==> flow/design.v <==
module color_proc
  # (parameter
      c_img_cols    = 160,  
      c_img_rows    = 120,  
      c_img_pxls    = c_img_cols * c_img_rows,
      c_nb_img_pxls = $clog2(c_img_pxls),  
      c_nb_cols     = $clog2(c_img_cols),
      c_nb_rows     = $clog2(c_img_rows),
      c_outframe_cols = 16,  
      c_outframe_rows = 8,   
      c_inframe_cols = c_img_cols-2*c_outframe_cols,  
      c_inframe_rows = c_img_rows-2*c_outframe_rows,  
      c_inframe_pxls = c_inframe_cols * c_inframe_rows,  
      c_nb_inframe_pxls = $clog2(c_inframe_pxls),  
      c_nb_inframe_cols = $clog2(c_inframe_cols),  
      c_hist_bins = 8,  
      c_nb_hist_bins = 3,  
      c_nb_hist_val = 11,  
      c_min_colorpixels = 128,   
    c_nb_buf_red   =  4,   
    c_nb_buf_green =  4,   
    c_nb_buf_blue  =  4,   
    c_nb_buf       =   c_nb_buf_red + c_nb_buf_green + c_nb_buf_blue
  )
  (
    input        rst,        
    input        clk,        
    input [2:0] rgbfilter,  
    input        new_frame_i,  
    input  [c_nb_buf-1:0]      orig_pxl,   
    output [c_nb_img_pxls-1:0] orig_addr,  
    output                     proc_we,   
    output [c_nb_buf-1:0]      proc_pxl,  
    output [c_nb_img_pxls-1:0] proc_addr,  
    output reg   new_frame_proc_o,  
    output reg [c_nb_inframe_pxls-1:0] colorpxls_o,
    output [c_nb_hist_val-1:0] colorpxls_bin0,
    output [c_nb_hist_val-1:0] colorpxls_bin1,
    output [c_nb_hist_val-1:0] colorpxls_bin2,
    output [c_nb_hist_val-1:0] colorpxls_bin3,
    output [c_nb_hist_val-1:0] colorpxls_bin4,
    output [c_nb_hist_val-1:0] colorpxls_bin5,
    output [c_nb_hist_val-1:0] colorpxls_bin6,
    output [c_nb_hist_val-1:0] colorpxls_bin7,
    output reg [c_nb_inframe_pxls-2:0] colorpxls_left_o,
    output reg [c_nb_inframe_pxls-2:0] colorpxls_rght_o,
    output reg [c_nb_inframe_pxls-2:0] colorpxls_bin012_o,
    output reg [c_nb_inframe_pxls-2:0] colorpxls_bin567_o,  
    output reg [c_nb_inframe_pxls-2:0] colorpxls_bin01_o,
    output reg [c_nb_inframe_pxls-2:0] colorpxls_bin67_o  
  );
  localparam c_msb_red = c_nb_buf-1;
  localparam c_msb_blu = c_nb_buf_blue-1;
  localparam c_msb_grn = c_msb_blu + c_nb_buf_green;
  reg [c_nb_img_pxls-1:0]  cnt_pxl;
  reg [c_nb_img_pxls-1:0]  cnt_pxl_proc;
  reg [c_nb_img_pxls-1:0]  cnt_pxl_proc_rg;  
  wire end_pxl_cnt;
  wire end_ln;
  wire inner_frame;  
  reg  inner_frame_rg;  
  wire [c_nb_buf_red-1:0]   red;
  wire [c_nb_buf_green-1:0] grn;
  wire [c_nb_buf_blue-1:0]  blu;
  wire [5:0] rgb222;
  reg    red_limit;
  reg    grn_limit;  
  reg    blu_limit;  
  reg    yel_limit;  
  reg    cya_limit;  
  reg    mag_limit;  
  reg    gra_limit;  
  reg    color_threshold;  
  wire    whi_limit;  
  wire red_gt_grn, red_gt_blu, grn_gt_blu;
  wire [c_nb_buf_red-1:0]  red_grn_absdif;
  wire [c_nb_buf_red-1:0]  red_blu_absdif;
  wire [c_nb_buf_green-1:0] grn_blu_absdif;
  localparam  [c_nb_buf_red-1:0] c_simil_limit = 2;  
  localparam  [c_nb_buf_red-1:0] c_vdif_limit = 7;  
  wire red_grn_simil, red_blu_simil, grn_blu_simil;
  wire red_grn_vdif, red_blu_vdif, grn_blu_vdif;
  localparam  C_BLACK_PXL = {c_nb_img_pxls{1'b0}};
  integer ind; 
  reg [c_nb_hist_val-1:0] histogram_tmp [c_hist_bins-1:0]; 
  reg [c_nb_hist_val-1:0] histogram     [c_hist_bins-1:0]; 
  reg [c_nb_inframe_pxls-1:0] colorpxls;
  reg [c_nb_inframe_pxls-2:0] colorpxls_left;
  reg [c_nb_inframe_pxls-2:0] colorpxls_rght;
  reg [c_nb_inframe_pxls-2:0] colorpxls_bin012;
  reg [c_nb_inframe_pxls-2:0] colorpxls_bin567;  
  reg [c_nb_inframe_pxls-2:0] colorpxls_bin01;
  reg [c_nb_inframe_pxls-2:0] colorpxls_bin67;  
  reg [c_nb_cols-1:0] col, col_rg;
  wire [c_nb_cols-1:0] col_inframe;
  wire [c_nb_hist_bins-1:0] hist_bin;
  reg  [c_nb_hist_bins-1:0] hist_bin_rg;  
  reg [c_nb_rows-1:0] row_num;
  reg       processing;  
  reg [c_nb_buf-1:0] orig_pxl_rg; 
  assign red = orig_pxl[c_msb_red:c_msb_grn+1];
  assign grn = orig_pxl[c_msb_grn:c_msb_blu+1];
  assign blu = orig_pxl[c_msb_blu:0];
  reg    proc_we_rg1, proc_we_rg2;
  always @ (posedge rst, posedge clk)
  begin
    if (rst) begin
      orig_pxl_rg     <= 0;
      inner_frame_rg  <= 1'b0;
      hist_bin_rg     <= 0;
      cnt_pxl_proc_rg <= 0;
      proc_we_rg2     <= 0;
    end
    else begin
      orig_pxl_rg    <= orig_pxl;
      inner_frame_rg <= inner_frame;
      hist_bin_rg    <= hist_bin;
      cnt_pxl_proc_rg <= cnt_pxl_proc;
      proc_we_rg2     <= proc_we_rg1;
    end
  end
  always @ (posedge rst, posedge clk)
  begin
    if (rst) begin
      cnt_pxl    <= 0;
      cnt_pxl_proc <= 0;
      processing <= 1'b0;    
      proc_we_rg1 <= 1'b0;    
    end
    else begin
      proc_we_rg1 <= processing;   
      if (processing) begin
        cnt_pxl_proc <= cnt_pxl;
        if (end_pxl_cnt) begin
          cnt_pxl <= 0;
          processing <= 1'b0;
        end
        else
          cnt_pxl <= cnt_pxl + 1'b1;
      end
      else begin  
        if (new_frame_i) begin
          processing <= 1'b1;
        end
      end
    end
  end
  assign end_pxl_cnt = (cnt_pxl == c_img_pxls-1) ? 1'b1 : 1'b0;
  assign orig_addr = cnt_pxl;
  assign proc_addr = cnt_pxl_proc_rg;
  assign end_ln = (col == c_img_cols-1)? 1'b1 : 1'b0;
  always @ (posedge clk, posedge rst) 
  begin
    if (rst) begin   
      row_num <=0;
    end 
    else begin
      if (processing) begin
        if (end_pxl_cnt) begin
          row_num <= 0;
        end
        else if (end_ln) begin
          row_num <= row_num +1'b1;
        end
      end
      else begin
        row_num <=0;
      end
    end 
  end
  always @ (posedge clk, posedge rst) 
  begin
    if (rst) begin   
      col <= 0;
    end 
    else begin
      if (processing) begin
        if (end_ln) begin
          col <= 0;
        end
        else begin
          col <= col +1'b1;
        end 
      end 
      else begin
        col <=0;
      end
    end
  end
  always @ (posedge clk, posedge rst)
  begin
    if (rst) begin
      col_rg <= 0;
    end
    else begin
      col_rg <= col;
    end
  end 
  assign inner_frame = (col_rg  >= c_outframe_cols  &&   
                        col_rg  <  c_img_cols-c_outframe_cols &&   
                        row_num >= c_outframe_rows &&    
                        row_num <  c_img_rows-c_outframe_rows)   
                     ? 1'b1 : 1'b0;
  assign rgb222 = {red[c_nb_buf_red-1:c_nb_buf_red-2],
                   grn[c_nb_buf_green-1:c_nb_buf_green-2],
                   blu[c_nb_buf_blue-1:c_nb_buf_blue-2]};
  assign red_gt_grn = (red > grn) ? 1'b1 : 1'b0;
  assign red_gt_blu = (red > blu) ? 1'b1 : 1'b0;
  assign grn_gt_blu = (grn > blu) ? 1'b1 : 1'b0;
  assign red_grn_absdif = red_gt_grn ? red - grn : grn - red;
  assign red_blu_absdif = red_gt_blu ? red - blu : blu - red;
  assign grn_blu_absdif = grn_gt_blu ? grn - blu : blu - grn;
  assign red_grn_simil = (red_grn_absdif <= c_simil_limit) ? 1'b1 : 1'b0;
  assign red_blu_simil = (red_blu_absdif <= c_simil_limit) ? 1'b1 : 1'b0;
  assign grn_blu_simil = (grn_blu_absdif <= c_simil_limit) ? 1'b1 : 1'b0;
  assign red_grn_vdif = (red_grn_absdif >= c_vdif_limit) ? 1'b1 : 1'b0;
  assign red_blu_vdif = (red_blu_absdif >= c_vdif_limit) ? 1'b1 : 1'b0;
  assign grn_blu_vdif = (grn_blu_absdif >= c_vdif_limit) ? 1'b1 : 1'b0;
  always @ (*)
  begin
    red_limit = 1'b0;
    grn_limit = 1'b0;
    blu_limit = 1'b0;
    yel_limit = 1'b0;
    cya_limit = 1'b0;
    mag_limit = 1'b0;
    gra_limit = 1'b0;
    if (red_gt_grn) begin               
      if (red_gt_blu) begin              
        if (grn_gt_blu) begin              
          if (red_grn_vdif) begin            
            red_limit = 1'b1;                 
          end
          else if (red_grn_simil) begin      
            if (red_blu_simil) begin         
              gra_limit = 1'b1;                 
            end
            else if (grn_blu_vdif) begin     
              yel_limit = 1'b1;                 
            end
          end
        end
        else begin                        
          if (red_blu_vdif) begin            
            red_limit = 1'b1;                 
          end
          else if (red_blu_simil) begin      
            if (red_grn_simil) begin         
              gra_limit = 1'b1;                 
            end
            else if (grn_blu_vdif) begin     
              mag_limit = 1'b1;                 
            end
          end
        end
      end
      else begin                          
        if (red_blu_vdif) begin             
          blu_limit = 1'b1;                   
        end
        else if (red_blu_simil) begin       
          if (grn_blu_simil) begin            
            gra_limit = 1'b1;                   
          end
          else if (red_grn_vdif) begin        
            mag_limit = 1'b1;                   
          end
        end
      end
    end
    else begin                          
      if (red_gt_blu) begin               
        if (red_grn_vdif) begin             
          grn_limit = 1'b1;                  
        end
        else if (red_grn_simil) begin     
          if (red_blu_vdif) begin          
            yel_limit = 1'b1;               
          end
          else if (grn_blu_simil) begin    
            gra_limit = 1'b1;                
          end
        end
      end
      else begin                          
        if (grn_gt_blu) begin               
          if (grn_blu_vdif) begin            
            grn_limit = 1'b1;                   
          end
          else if (grn_blu_simil) begin       
            if (red_blu_vdif) begin             
              cya_limit = 1'b1;                  
            end
            else if (red_grn_simil) begin       
              gra_limit = 1'b1;                   
            end
          end
        end
        else begin                        
          if (grn_blu_vdif) begin          
            blu_limit = 1'b1;                   
          end
          else if (grn_blu_simil) begin     
            if (red_blu_simil) begin         
              gra_limit = 1'b1;                   
            end
            else if (red_grn_vdif) begin     
              cya_limit = 1'b1;                  
            end
          end
        end
      end
    end
  end
  assign whi_limit = gra_limit &
                     red[c_nb_buf_red-1]   &
                     grn[c_nb_buf_green-1] &
                     blu[c_nb_buf_blue-1]  &
                     red[c_nb_buf_red-2]   &
                     grn[c_nb_buf_green-2] &
                     blu[c_nb_buf_blue-2];
  assign col_inframe = col_rg - c_outframe_cols;
  assign hist_bin = col_inframe[c_nb_inframe_cols-1:c_nb_inframe_cols-c_nb_hist_bins];   
  always @ (posedge clk, posedge rst) 
  begin
    if (rst) begin  
      for(ind=0;ind<c_hist_bins;ind=ind+1) begin
        histogram_tmp[ind] <=  0;  
      end
      colorpxls         <= 0;  
      colorpxls_left    <= 0;  
      colorpxls_rght    <= 0;  
      colorpxls_bin012 <= 0;
      colorpxls_bin567 <= 0; 
      colorpxls_bin01  <= 0; 
      colorpxls_bin67  <= 0; 
    end 
    else begin 
      if (end_pxl_cnt) begin
        for(ind=0;ind<c_hist_bins;ind=ind+1) begin
          histogram_tmp[ind]  <= 0;  
        end
        colorpxls         <= 0;  
        colorpxls_left    <= 0;  
        colorpxls_rght    <= 0;  
        colorpxls_bin012 <= 0;
        colorpxls_bin567 <= 0; 
        colorpxls_bin01  <= 0; 
        colorpxls_bin67  <= 0; 
      end
      else begin
        if (inner_frame_rg == 1'b1) begin
          if (color_threshold == 1'b1) begin  
            histogram_tmp[hist_bin_rg] <= histogram_tmp[hist_bin_rg] + 1'b1;
            colorpxls <= colorpxls + 1;
            case (hist_bin)
              3'd0: begin
                colorpxls_left   <= colorpxls_left   + 1'b1;  
                colorpxls_bin012 <= colorpxls_bin012 + 1'b1;  
                colorpxls_bin01  <= colorpxls_bin01  + 1'b1;  
              end
              3'd1: begin
                colorpxls_left   <= colorpxls_left   + 1'b1;  
                colorpxls_bin012 <= colorpxls_bin012 + 1'b1;  
                colorpxls_bin01  <= colorpxls_bin01  + 1'b1;  
              end
              3'd2: begin
                colorpxls_left   <= colorpxls_left   + 1'b1;  
                colorpxls_bin012 <= colorpxls_bin012 + 1'b1;  
              end
              3'd3: begin
                colorpxls_left   <= colorpxls_left + 1'b1;   
              end
              3'd4: begin
                colorpxls_rght   <= colorpxls_rght + 1'b1;   
              end
              3'd5: begin
                colorpxls_rght   <= colorpxls_rght  + 1'b1;   
                colorpxls_bin567 <= colorpxls_bin567 + 1'b1;  
              end
              3'd6: begin
                colorpxls_rght   <= colorpxls_rght   + 1'b1;  
                colorpxls_bin567 <= colorpxls_bin567 + 1'b1;  
                colorpxls_bin67  <= colorpxls_bin67  + 1'b1;  
              end
              3'd7: begin
                colorpxls_rght   <= colorpxls_rght   + 1'b1;  
                colorpxls_bin567 <= colorpxls_bin567 + 1'b1;  
                colorpxls_bin67  <= colorpxls_bin67  + 1'b1;  
              end
            endcase
          end
        end
      end
    end
  end
  always @ (posedge clk, posedge rst) 
  begin
    if (rst) begin
      new_frame_proc_o   <= 1'b0;
      for(ind=0;ind<c_hist_bins;ind=ind+1) begin
        histogram[ind] <= 0;  
      end     
      colorpxls_o        <= 0;
      colorpxls_left_o   <= 0;
      colorpxls_rght_o   <= 0;
      colorpxls_bin012_o <= 0;
      colorpxls_bin567_o <= 0;
      colorpxls_bin01_o  <= 0;
      colorpxls_bin67_o  <= 0;
    end
    else if (end_pxl_cnt) begin
      new_frame_proc_o   <= 1'b1;
      for(ind=0;ind<c_hist_bins;ind=ind+1) begin
        histogram[ind] <= histogram_tmp[ind];
      end   
      colorpxls_o        <= colorpxls;
      colorpxls_left_o   <= colorpxls_left;
      colorpxls_rght_o   <= colorpxls_rght;
      colorpxls_bin012_o <= colorpxls_bin012;
      colorpxls_bin567_o <= colorpxls_bin567;
      colorpxls_bin01_o  <= colorpxls_bin01;
      colorpxls_bin67_o  <= colorpxls_bin67;
    end
    else
      new_frame_proc_o  <= 1'b0;
  end
  assign colorpxls_bin0 = histogram[0];
  assign colorpxls_bin1 = histogram[1];
  assign colorpxls_bin2 = histogram[2];
  assign colorpxls_bin3 = histogram[3];
  assign colorpxls_bin4 = histogram[4];
  assign colorpxls_bin5 = histogram[5];
  assign colorpxls_bin6 = histogram[6];
  assign colorpxls_bin7 = histogram[7];
  assign proc_pxl = color_threshold ? orig_pxl_rg : C_BLACK_PXL;
  assign proc_we  = proc_we_rg2;
  always @ (posedge clk)  
  begin
    color_threshold <= 1'b1;
    case (rgbfilter)
      3'b000:  
        color_threshold <= 1'b1;
      3'b100: begin  
        color_threshold <= red_limit;
      end
      3'b010: begin  
        color_threshold <= grn_limit;
      end
      3'b001: begin  
        color_threshold <= blu_limit;
      end
      3'b110: begin  
        color_threshold <= yel_limit;
      end
      3'b101: begin  
        color_threshold <= mag_limit;
      end
      3'b011: begin  
        color_threshold <= cya_limit;
      end
      3'b111: begin  
        color_threshold <= whi_limit;
      end
    endcase
  end
endmodule
module centroid
  # (parameter
      c_img_cols    = 160,  
      c_img_rows    = 120,  
      c_img_pxls    = c_img_cols * c_img_rows,
      c_nb_img_pxls = $clog2(c_img_pxls),  
      c_nb_cols     = $clog2(c_img_cols),
      c_nb_rows     = $clog2(c_img_rows),
      c_inframe_cols = 128,  
      c_inframe_rows = 104,  
      c_inframe_pxls = c_inframe_cols * c_inframe_rows,  
      c_nb_inframe_pxls = $clog2(c_inframe_pxls),  
      c_hist_bins = 8,  
      c_nb_hist_bins = $clog2(c_hist_bins),  
      c_nb_hist_val = $clog2(c_inframe_rows *(c_inframe_cols/c_hist_bins)), 
      c_nb_centroid = 8,
      c_nb_prox  = 3,
      c_min_colorpxls = 128  
  )
  (
    input        rst,        
    input        clk,        
    input        new_frame_proc_i,  
    input [c_nb_inframe_pxls-1:0] colorpxls_i,
    input [c_nb_hist_val-1:0] colorpxls_bin0_i,
    input [c_nb_hist_val-1:0] colorpxls_bin7_i,
    input [c_nb_inframe_pxls-2:0] colorpxls_left_i,
    input [c_nb_inframe_pxls-2:0] colorpxls_rght_i,
    input [c_nb_inframe_pxls-2:0] colorpxls_bin012_i,  
    input [c_nb_inframe_pxls-2:0] colorpxls_bin567_i,  
    input [c_nb_inframe_pxls-2:0] colorpxls_bin01_i,  
    input [c_nb_inframe_pxls-2:0] colorpxls_bin67_i,  
    output reg [c_nb_centroid-1:0] centroid_o,
    output reg new_centroid_o,      
    output reg [c_nb_prox-1:0] proximity_o   
  );
  wire [c_nb_inframe_pxls-2:0] colorpxls_half;
  wire [c_nb_inframe_pxls-2:0] colorpxls_div;
  reg [c_nb_centroid-1:0] centroid_tmp;
  reg [c_nb_prox-1:0]     proximity_tmp;    
  wire left;
  wire [c_nb_inframe_pxls-2:0] absdif_lft_rght;
  assign left = (colorpxls_left_i > colorpxls_rght_i) ? 1'b1 : 1'b0;
  assign absdif_lft_rght = (left == 1'b1) ? (colorpxls_left_i - colorpxls_rght_i) :
                                            (colorpxls_rght_i - colorpxls_left_i);
  assign colorpxls_half = colorpxls_i[c_nb_inframe_pxls-1:1];
  assign colorpxls_div = {3'b0 , colorpxls_i[c_nb_inframe_pxls-1:4]};
  always @(*) 
  begin
    centroid_tmp = 0;  
    if (colorpxls_i <= c_min_colorpxls)  
      centroid_tmp = 0;
    else if (absdif_lft_rght < colorpxls_div)   
      centroid_tmp[4:3] = 2'b11;  
    else if (left) begin  
      if (colorpxls_bin0_i >= colorpxls_half) 
        centroid_tmp[0] = 1'b1;  
      else if (colorpxls_bin01_i >= colorpxls_half) 
        centroid_tmp[1] = 1'b1;  
      else if (colorpxls_bin012_i >= colorpxls_half) 
        centroid_tmp[2] = 1'b1;  
      else  
        centroid_tmp[3] = 1'b1;  
    end
    else begin  
      if (colorpxls_bin7_i >= colorpxls_half) 
        centroid_tmp[7] = 1'b1;  
      else if (colorpxls_bin67_i >= colorpxls_half) 
        centroid_tmp[6] = 1'b1;  
      else if (colorpxls_bin567_i >= colorpxls_half) 
        centroid_tmp[5] = 1'b1;  
      else  
        centroid_tmp[4] = 1'b1;  
    end
  end
  always @(*)
  begin
    if (colorpxls_i[c_nb_inframe_pxls-1] == 1'b1) begin  
        proximity_tmp = 3'd7; 
    end
    else if (colorpxls_i[c_nb_inframe_pxls-2] == 1'b1) begin  
      if (colorpxls_i[c_nb_inframe_pxls-3] == 1'b1) begin  
        proximity_tmp = 3'd7;   
      end
      else
        proximity_tmp = 3'd6;   
    end
    else if (colorpxls_i[c_nb_inframe_pxls-3] == 1'b1) begin  
      proximity_tmp = 3'd5;   
    end
    else if (colorpxls_i[c_nb_inframe_pxls-4] == 1'b1) begin  
      proximity_tmp = 3'd4;   
    end
    else if (colorpxls_i[c_nb_inframe_pxls-5] == 1'b1) begin  
      proximity_tmp = 3'd3;   
    end
    else if (colorpxls_i[c_nb_inframe_pxls-6] == 1'b1) begin  
      proximity_tmp = 3'd2;   
    end
    else if (colorpxls_i[c_nb_inframe_pxls-7] == 1'b1) begin  
      proximity_tmp = 3'd1;   
    end
    else
      proximity_tmp = 3'd0;   
  end
  always @ (posedge clk, posedge rst) 
  begin
    if (rst) begin
      new_centroid_o <= 1'b0;
      centroid_o <= 0; 
      proximity_o <= 0;
    end
    else begin
      new_centroid_o <= new_frame_proc_i;
      if (new_frame_proc_i == 1'b1) begin
        centroid_o <= centroid_tmp; 
        proximity_o <= proximity_tmp;
      end
    end
  end
endmodule
module color_centroid
  (
    input         clk,
    input         rst,           
    input  [2:0]  rgbfilter,     
    input         new_frame_i,   
    output [14:0] orig_addr,
    input  [11:0] orig_pxl,
    output        proc_we,
    output [14:0] proc_addr,
    output [11:0] proc_pxl,
    output [7:0]  centroid,
    output        new_centroid,
    output [2:0]  proximity
  );
  localparam c_img_cols      = 160;
  localparam c_img_rows      = 120;
  localparam c_img_pxls      = c_img_cols * c_img_rows;
  localparam c_nb_img_cols   = 8;
  localparam c_nb_img_rows   = 7;
  localparam c_nb_img_pxls   = 15;
  localparam c_outframe_cols = 16;
  localparam c_outframe_rows = 8;
  localparam c_inframe_cols  = c_img_cols-2*c_outframe_cols;  
  localparam c_inframe_rows  = c_img_rows-2*c_outframe_rows;  
  localparam c_inframe_pxls  = c_inframe_cols * c_inframe_rows;  
  localparam c_nb_inframe_pxls = 14;
  localparam c_hist_bins     = 8;
  localparam c_nb_hist_bins  = 3;
  localparam c_nb_hist_val   = 11;
  localparam c_nb_centroid   = 8;
  localparam c_nb_prox       = 3;
  localparam c_nb_buf_red    = 4;
  localparam c_nb_buf_green  = 4;
  localparam c_nb_buf_blue   = 4;
  localparam c_nb_buf        = 12;
  wire [c_nb_hist_val-1:0] colorpxls_bin0;
  wire [c_nb_hist_val-1:0] colorpxls_bin7;
  wire [c_nb_inframe_pxls-1:0] colorpxls;
  wire [c_nb_inframe_pxls-2:0] colorpxls_left;
  wire [c_nb_inframe_pxls-2:0] colorpxls_rght;
  wire [c_nb_inframe_pxls-2:0] colorpxls_bin012;
  wire [c_nb_inframe_pxls-2:0] colorpxls_bin567;
  wire [c_nb_inframe_pxls-2:0] colorpxls_bin01;
  wire [c_nb_inframe_pxls-2:0] colorpxls_bin67;
  wire new_frame_proc;
  color_proc
    #(
      .c_img_cols     (c_img_cols),
      .c_img_rows     (c_img_rows),
      .c_img_pxls     (c_img_pxls),
      .c_nb_cols      (c_nb_img_cols),
      .c_nb_rows      (c_nb_img_rows),
      .c_nb_img_pxls  (c_nb_img_pxls),
      .c_outframe_cols(c_outframe_cols),
      .c_outframe_rows(c_outframe_rows),
      .c_inframe_cols (c_inframe_cols),
      .c_inframe_rows (c_inframe_rows),
      .c_inframe_pxls (c_inframe_pxls),
      .c_hist_bins    (c_hist_bins),
      .c_nb_hist_val  (c_nb_hist_val),
      .c_nb_buf_red   (c_nb_buf_red),
      .c_nb_buf_green (c_nb_buf_green),
      .c_nb_buf_blue  (c_nb_buf_blue),
      .c_nb_buf       (c_nb_buf)
    )
    color_filter
    (
      .rst        (rst),
      .clk        (clk),
      .rgbfilter  (rgbfilter),
      .new_frame_i(new_frame_i),
      .orig_addr  (orig_addr),
      .orig_pxl   (orig_pxl),
      .proc_we    (proc_we),
      .proc_addr  (proc_addr),
      .proc_pxl   (proc_pxl),
      .new_frame_proc_o (new_frame_proc),
      .colorpxls_o    (colorpxls),
      .colorpxls_bin0 (colorpxls_bin0),
      .colorpxls_bin1 (),
      .colorpxls_bin2 (),
      .colorpxls_bin3 (),
      .colorpxls_bin4 (),
      .colorpxls_bin5 (),
      .colorpxls_bin6 (),
      .colorpxls_bin7 (colorpxls_bin7),
      .colorpxls_left_o   (colorpxls_left),
      .colorpxls_rght_o   (colorpxls_rght),
      .colorpxls_bin012_o (colorpxls_bin012),
      .colorpxls_bin567_o (colorpxls_bin567),
      .colorpxls_bin01_o  (colorpxls_bin01),
      .colorpxls_bin67_o  (colorpxls_bin67)
    );
  centroid
    #(
      .c_img_cols     (c_img_cols),
      .c_img_rows     (c_img_rows),
      .c_img_pxls     (c_img_pxls),
      .c_nb_cols      (c_nb_img_cols),
      .c_nb_rows      (c_nb_img_rows),
      .c_nb_img_pxls  (c_nb_img_pxls),
      .c_inframe_cols (c_inframe_cols),
      .c_inframe_rows (c_inframe_rows),
      .c_inframe_pxls (c_inframe_pxls),
      .c_hist_bins    (c_hist_bins),
      .c_nb_hist_bins (c_nb_hist_bins),
      .c_nb_hist_val  (c_nb_hist_val),
      .c_nb_centroid  (c_nb_centroid),
      .c_nb_prox      (c_nb_prox),
      .c_min_colorpxls(128)
    )
    centroid_calc
    (
      .rst              (rst),
      .clk              (clk),
      .new_frame_proc_i (new_frame_proc),
      .colorpxls_i      (colorpxls),
      .colorpxls_bin0_i (colorpxls_bin0),
      .colorpxls_bin7_i (colorpxls_bin7),
      .colorpxls_left_i  (colorpxls_left),
      .colorpxls_rght_i  (colorpxls_rght),
      .colorpxls_bin012_i(colorpxls_bin012),
      .colorpxls_bin567_i(colorpxls_bin567),
      .colorpxls_bin01_i (colorpxls_bin01),
      .colorpxls_bin67_i (colorpxls_bin67),
      .centroid_o     (centroid),
      .new_centroid_o (new_centroid),
      .proximity_o    (proximity)
    );
endmodule
# Tool chain data of color_centroid
# The steps from the RTL of color_centroid to its reports follow in flow order.
# Line numbers count from 1 in the design file above.
# Operators: Yosys type, input widths -> output width; for muxes data width and select width s.
# Cell names lack the library's common part.
# The mark n/a stands for no value.
# inputs
design	color_centroid
clock_port	clk
library	sky130hd
pvt_corner	tt_025C_1v80

# Word level
# Source: Yosys, flattened and elaborated. Widths are those after wreduce. Registers that Yosys merges into a memory's read port (data or address) are not register bits. Print and check cells do not count. Equal cells are merged and count once.
# classes
n_addsub	20
n_mul	0
div	0
n_cmp	22
eq_ne	24
shifts	0
n_mux	179
n_logic	6
n_reduce_logical	43
# op_table
op	n
$mux 11	35
$mux 13	25
$pmux 11 s8	1
$mux 1	88
$add 13x1->13 const B	6
$ge 13x13->1	4
$reduce_and 3->1	14
$mux 14	3
$eq 3x3->1 const B	12
$reduce_bool 2->1	16
$mux 3	10
$ge 11x13->1	2
$sub 13x13->13	2
$sub 4x4->4	6
$mux 8	3
$mux 7	3
$mux 4	5
$eq 3x2->1 const B	6
$add 15x1->15 const B	1
$eq 15x15->1 const B	1
$mux 15	1
$add 14x1->14 const B	1
$le 14x8->1 const B	1
$lt 13x10->1	1
$gt 13x13->1	1
$le 4x2->1 const B	3
$ge 4x3->1 const B	3
$gt 4x4->1	3
# Other operator kinds: 21; their cells: 37.
# bits
regBits	395
latchBits	0
ramBits	0
mem_bits_ro	0
clocked_rd_ports_x_width	0
memories	0
elab_cells	335

# Depth
# Yosys ltp: most cells in a row. Word level: on the elaborated netlist, between registers, memories and ports. Mapped: between sequential cells and ports; inverters and the memories' decode and read muxes count.
# depth
depth_word	19
ABC_AREA	0
depth_mapped	23
mapped_depth_nobuf	20

# After synthesis
# The flow's flattened synthesis, as Yosys stat reports it; memories are mapped. The netlist is that of the ABC_AREA named above (0 if unset); the other value can give another one.
# Totals and module areas in this step are rounded.
# synth_totals
stdcells	2155
area_um2	21000
sequential_area_um2	9879
ffs	395
# by_type
type	n
dfrtp_1	394
ha_1	147
nand2_1	377
o21ai_0	148
mux2_2	59
xor2_1	72
nor2_1	167
a21oi_1	108
inv_1	91
nand3_1	66
xnor2_1	34
nand4_1	40
a21o_1	30
mux2i_1	22
and3_1	32
fa_1	8
clkbuf_1	39
buf_2	29
# Not listed: further types 75, cells in them 292.
# By module: a second synthesis without flattening, with its own total; a netlist apart from the flattened one above.
# hier_totals
cells_unflattened	2541
area_unflattened_um2	23890
# Each row is one instance without its submodules.
# modules
module	n_inst	cells	area_um2
color_proc	1	2092	20140
centroid	1	449	3741
color_centroid	1	0	0.0

# Worst setup path after synthesis
# Source: OpenSTA report_checks on the synthesized netlist (no wires, ideal clock, input and output delay 20% of the period each), path of least setup slack; recovery checks are left aside. Register names are those of the netlist, which keeps one name where synthesis merged equal registers.
# synth_timing
path_kind	input to register
startpoint	in orig_pxl[4]
endpoint	reg color_filter.color_threshold
period_ps	10000
setup_time_ps	60
arrival_ps	4482
t_required_ps	9940
slack_ps	5458
delay_ps	2542
driving_pins	13
n_path_buf	0
period_less_setup_slack_ps	4542
# "delay_ps" is the arrival time less input delay plus setup time.
# "driving_pins" counts driving pins, that of a launching flip-flop among them; a cell with two outputs on the path counts twice.
# "period_less_setup_slack_ps" is the clock period less the worst setup slack; recovery checks do not enter. This is arithmetic on one report: input and output delays are still those of the set period (20% each).
# The rows between start and end are the longest chain of elaborated cells between them; the timing report does not say that the signal goes this way. Where chains are equally long, one stands for them.
# A line is the first line of the expression or statement that the cell stems from. Yosys adds cells for indexed reads and writes and turns some case tables into memories.
# A register here has more assigning lines than the two given.
# synth_between
cell_sequence	inv_1 ha_1 inv_1 fa_1 and3_4 o21ai_4 a211oi_1 or3_1 a31o_1 nor4b_2 o21ai_1 a2111oi_2 a311o_1
elab_chain_cells	19
cone_cells	83
classes_between	4 x add/sub; 6 x compare; 67 x mux; 6 x logic
# synth_lines
element	line	text
from (decl)	596	input  [11:0] orig_pxl,
$gt 4x4->1	207	assign red_gt_grn = (red > grn) ? 1'b1 : 1'b0;
$mux 1	207
$mux 4	210	assign red_grn_absdif = red_gt_grn ? red - grn : grn - red;
$le 4x2->1	213	assign red_grn_simil = (red_grn_absdif <= c_simil_limit) ? 1'b1 : 1'b0;
$mux 1	213
$mux 1	294	else if (red_grn_simil) begin
$mux 1	291	if (red_blu_vdif) begin
$mux 1	290	else if (grn_blu_simil) begin
$mux 1	287	if (grn_blu_vdif) begin
$mux 1	286	if (grn_gt_blu) begin
$mux 1	272	if (red_gt_blu) begin
$mux 1	228	if (red_gt_grn) begin
$and 1x1->1 (6 in a row)	315	assign whi_limit = gra_limit &
$pmux 1 s8	441	case (rgbfilter)
to (assign)	445	color_threshold <= red_limit;
to (assign)	448	color_threshold <= grn_limit;
to (decl)	73	reg    color_threshold;

# Path in the finished layout
# Path of least setup slack in the final report of stored run 1 (OpenROAD, finished layout, wires in). Where an end is a register, its clock arrival counts in the times.
# The report prints the path's times to 10 ps; the period is as set.
# layout_timing
path_kind	register to register
startpoint	reg color_filter.colorpxls_rght_o[1]
endpoint	reg centroid_calc.centroid_o[7]
period_ps	10000
setup_time_ps	130
arrival_ps	5650
t_required_ps	10450
slack_ps	4810
driving_pins	21
n_path_buf	0
# The rows between start and end are the longest chain of elaborated cells between them; the timing report does not say that the signal goes this way. Where chains are equally long, one stands for them.
# layout_between
cell_sequence	dfrtp_1 inv_1 ha_1 nor2b_1 o21ai_1 a211oi_2 nor4b_2 or2_1 mux2_2 a21oi_1 o21ai_0 xor2_1 ha_1 a21o_1 a211oi_1 a21oi_1 nor3_1 o21bai_1 nor3b_1 o211a_4 o32ai_2
elab_chain_cells	6
cone_cells	9
cone_lines	6
classes_between	2 x add/sub; 2 x compare; 5 x mux
# layout_lines
element	line	text
from (decl)	46	output reg [c_nb_inframe_pxls-2:0] colorpxls_rght_o,
from (assign)	406	colorpxls_rght_o   <= 0;
from (assign)	419	colorpxls_rght_o   <= colorpxls_rght;
$gt 13x13->1	510	assign left = (colorpxls_left_i > colorpxls_rght_i) ? 1'b1 : 1'b0;
$mux 1	510
$mux 13	511	assign absdif_lft_rght = (left == 1'b1) ? (colorpxls_left_i - colorpxls_rght_i) :
$lt 13x10->1	520	else if (absdif_lft_rght < colorpxls_div)
$mux 3	520
$mux 8	518	if (colorpxls_i <= c_min_colorpxls)
to (assign)	577	centroid_o <= 0;
to (assign)	583	centroid_o <= centroid_tmp;
to (decl)	500	output reg [c_nb_centroid-1:0] centroid_o,

# Settings and measured results of 6 stored flow runs for module color_centroid (sky130hd), not sorted in any way. The constraints put input and output delay at 20% of the set period each and load the outputs with 0.01 pF.
# "achieved_clock_period_ps" is the run's clock period less its worst setup slack. It is reckoned from that one timing run; input and output delays stay at 20% of the period that was set.
# "worst_path_time_ps": the worst setup path's part of the clock period (all of it between registers, 20% less for each end at a port) less its slack. A launch clock that arrives late makes it longer, a capture clock that arrives late makes it shorter.
# By "fin_power_uw" is meant OpenSTA's value without simulated activity: inputs other than the clock are taken to toggle once in ten clock periods, and the tool carries that through the logic.
# "worst_path_time_ps" is given in steps of 10 ps.
# The measured numbers are rounded.
# Settings: . = not set for that run.
stored run	period_ns	CAP_MARGIN	CORE_MARGIN	CORE_UTILIZATION	SLEW_MARGIN	CELL_PAD_IN_SITES_DETAIL_PLACEMENT	CELL_PAD_IN_SITES_GLOBAL_PLACEMENT	CORE_ASPECT_RATIO	CTS_CLUSTER_SIZE	MIN_ROUTING_LAYER	TNS_END_PERCENT	MAX_ROUTING_LAYER	PLACE_DENSITY_LB_ADDON	SETUP_SLACK_MARGIN	ABC_AREA	CTS_CLUSTER_DIAMETER	synth_chip_area_um2	achieved_clock_period_ps	worst_path_time_ps	worst_setup_path_type	fin_power_uw	utilization_pct	die_footprint_um2	setup_worst_slack_ps
stored run 1	10.0	20	2	40	20	.	.	.	.	.	.	.	.	.	.	.	21000	5193	5190	register to register	4083	46.4	54360	4807
stored run 2	3.12	20	7	45	40	1	0	0.68	84	met1	85	.	.	.	.	.	21000	4030	4030	register to register	13330	55.5	53030	-910
stored run 3	3.12	20	7	45	40	1	1	0.68	.	met1	.	.	.	.	.	.	21000	3830	3830	register to register	13190	55.3	53030	-710
stored run 4	7.69	20	2	55	20	.	.	.	54	.	65	met5	0.08	0.82	.	.	21000	5201	5200	register to register	5286	62.9	39770	2489
stored run 5	3.02	20	2	43	20	.	.	1.79	69	.	100	met4	0.24	.	0	71	21000	3900	3900	register to register	12170	52.5	50710	-880
stored run 6	3.12	25	9	57	30	1	0	0.68	84	met1	85	.	.	.	.	299	21000	4719	4720	register to register	10260	67.7	44210	-1599
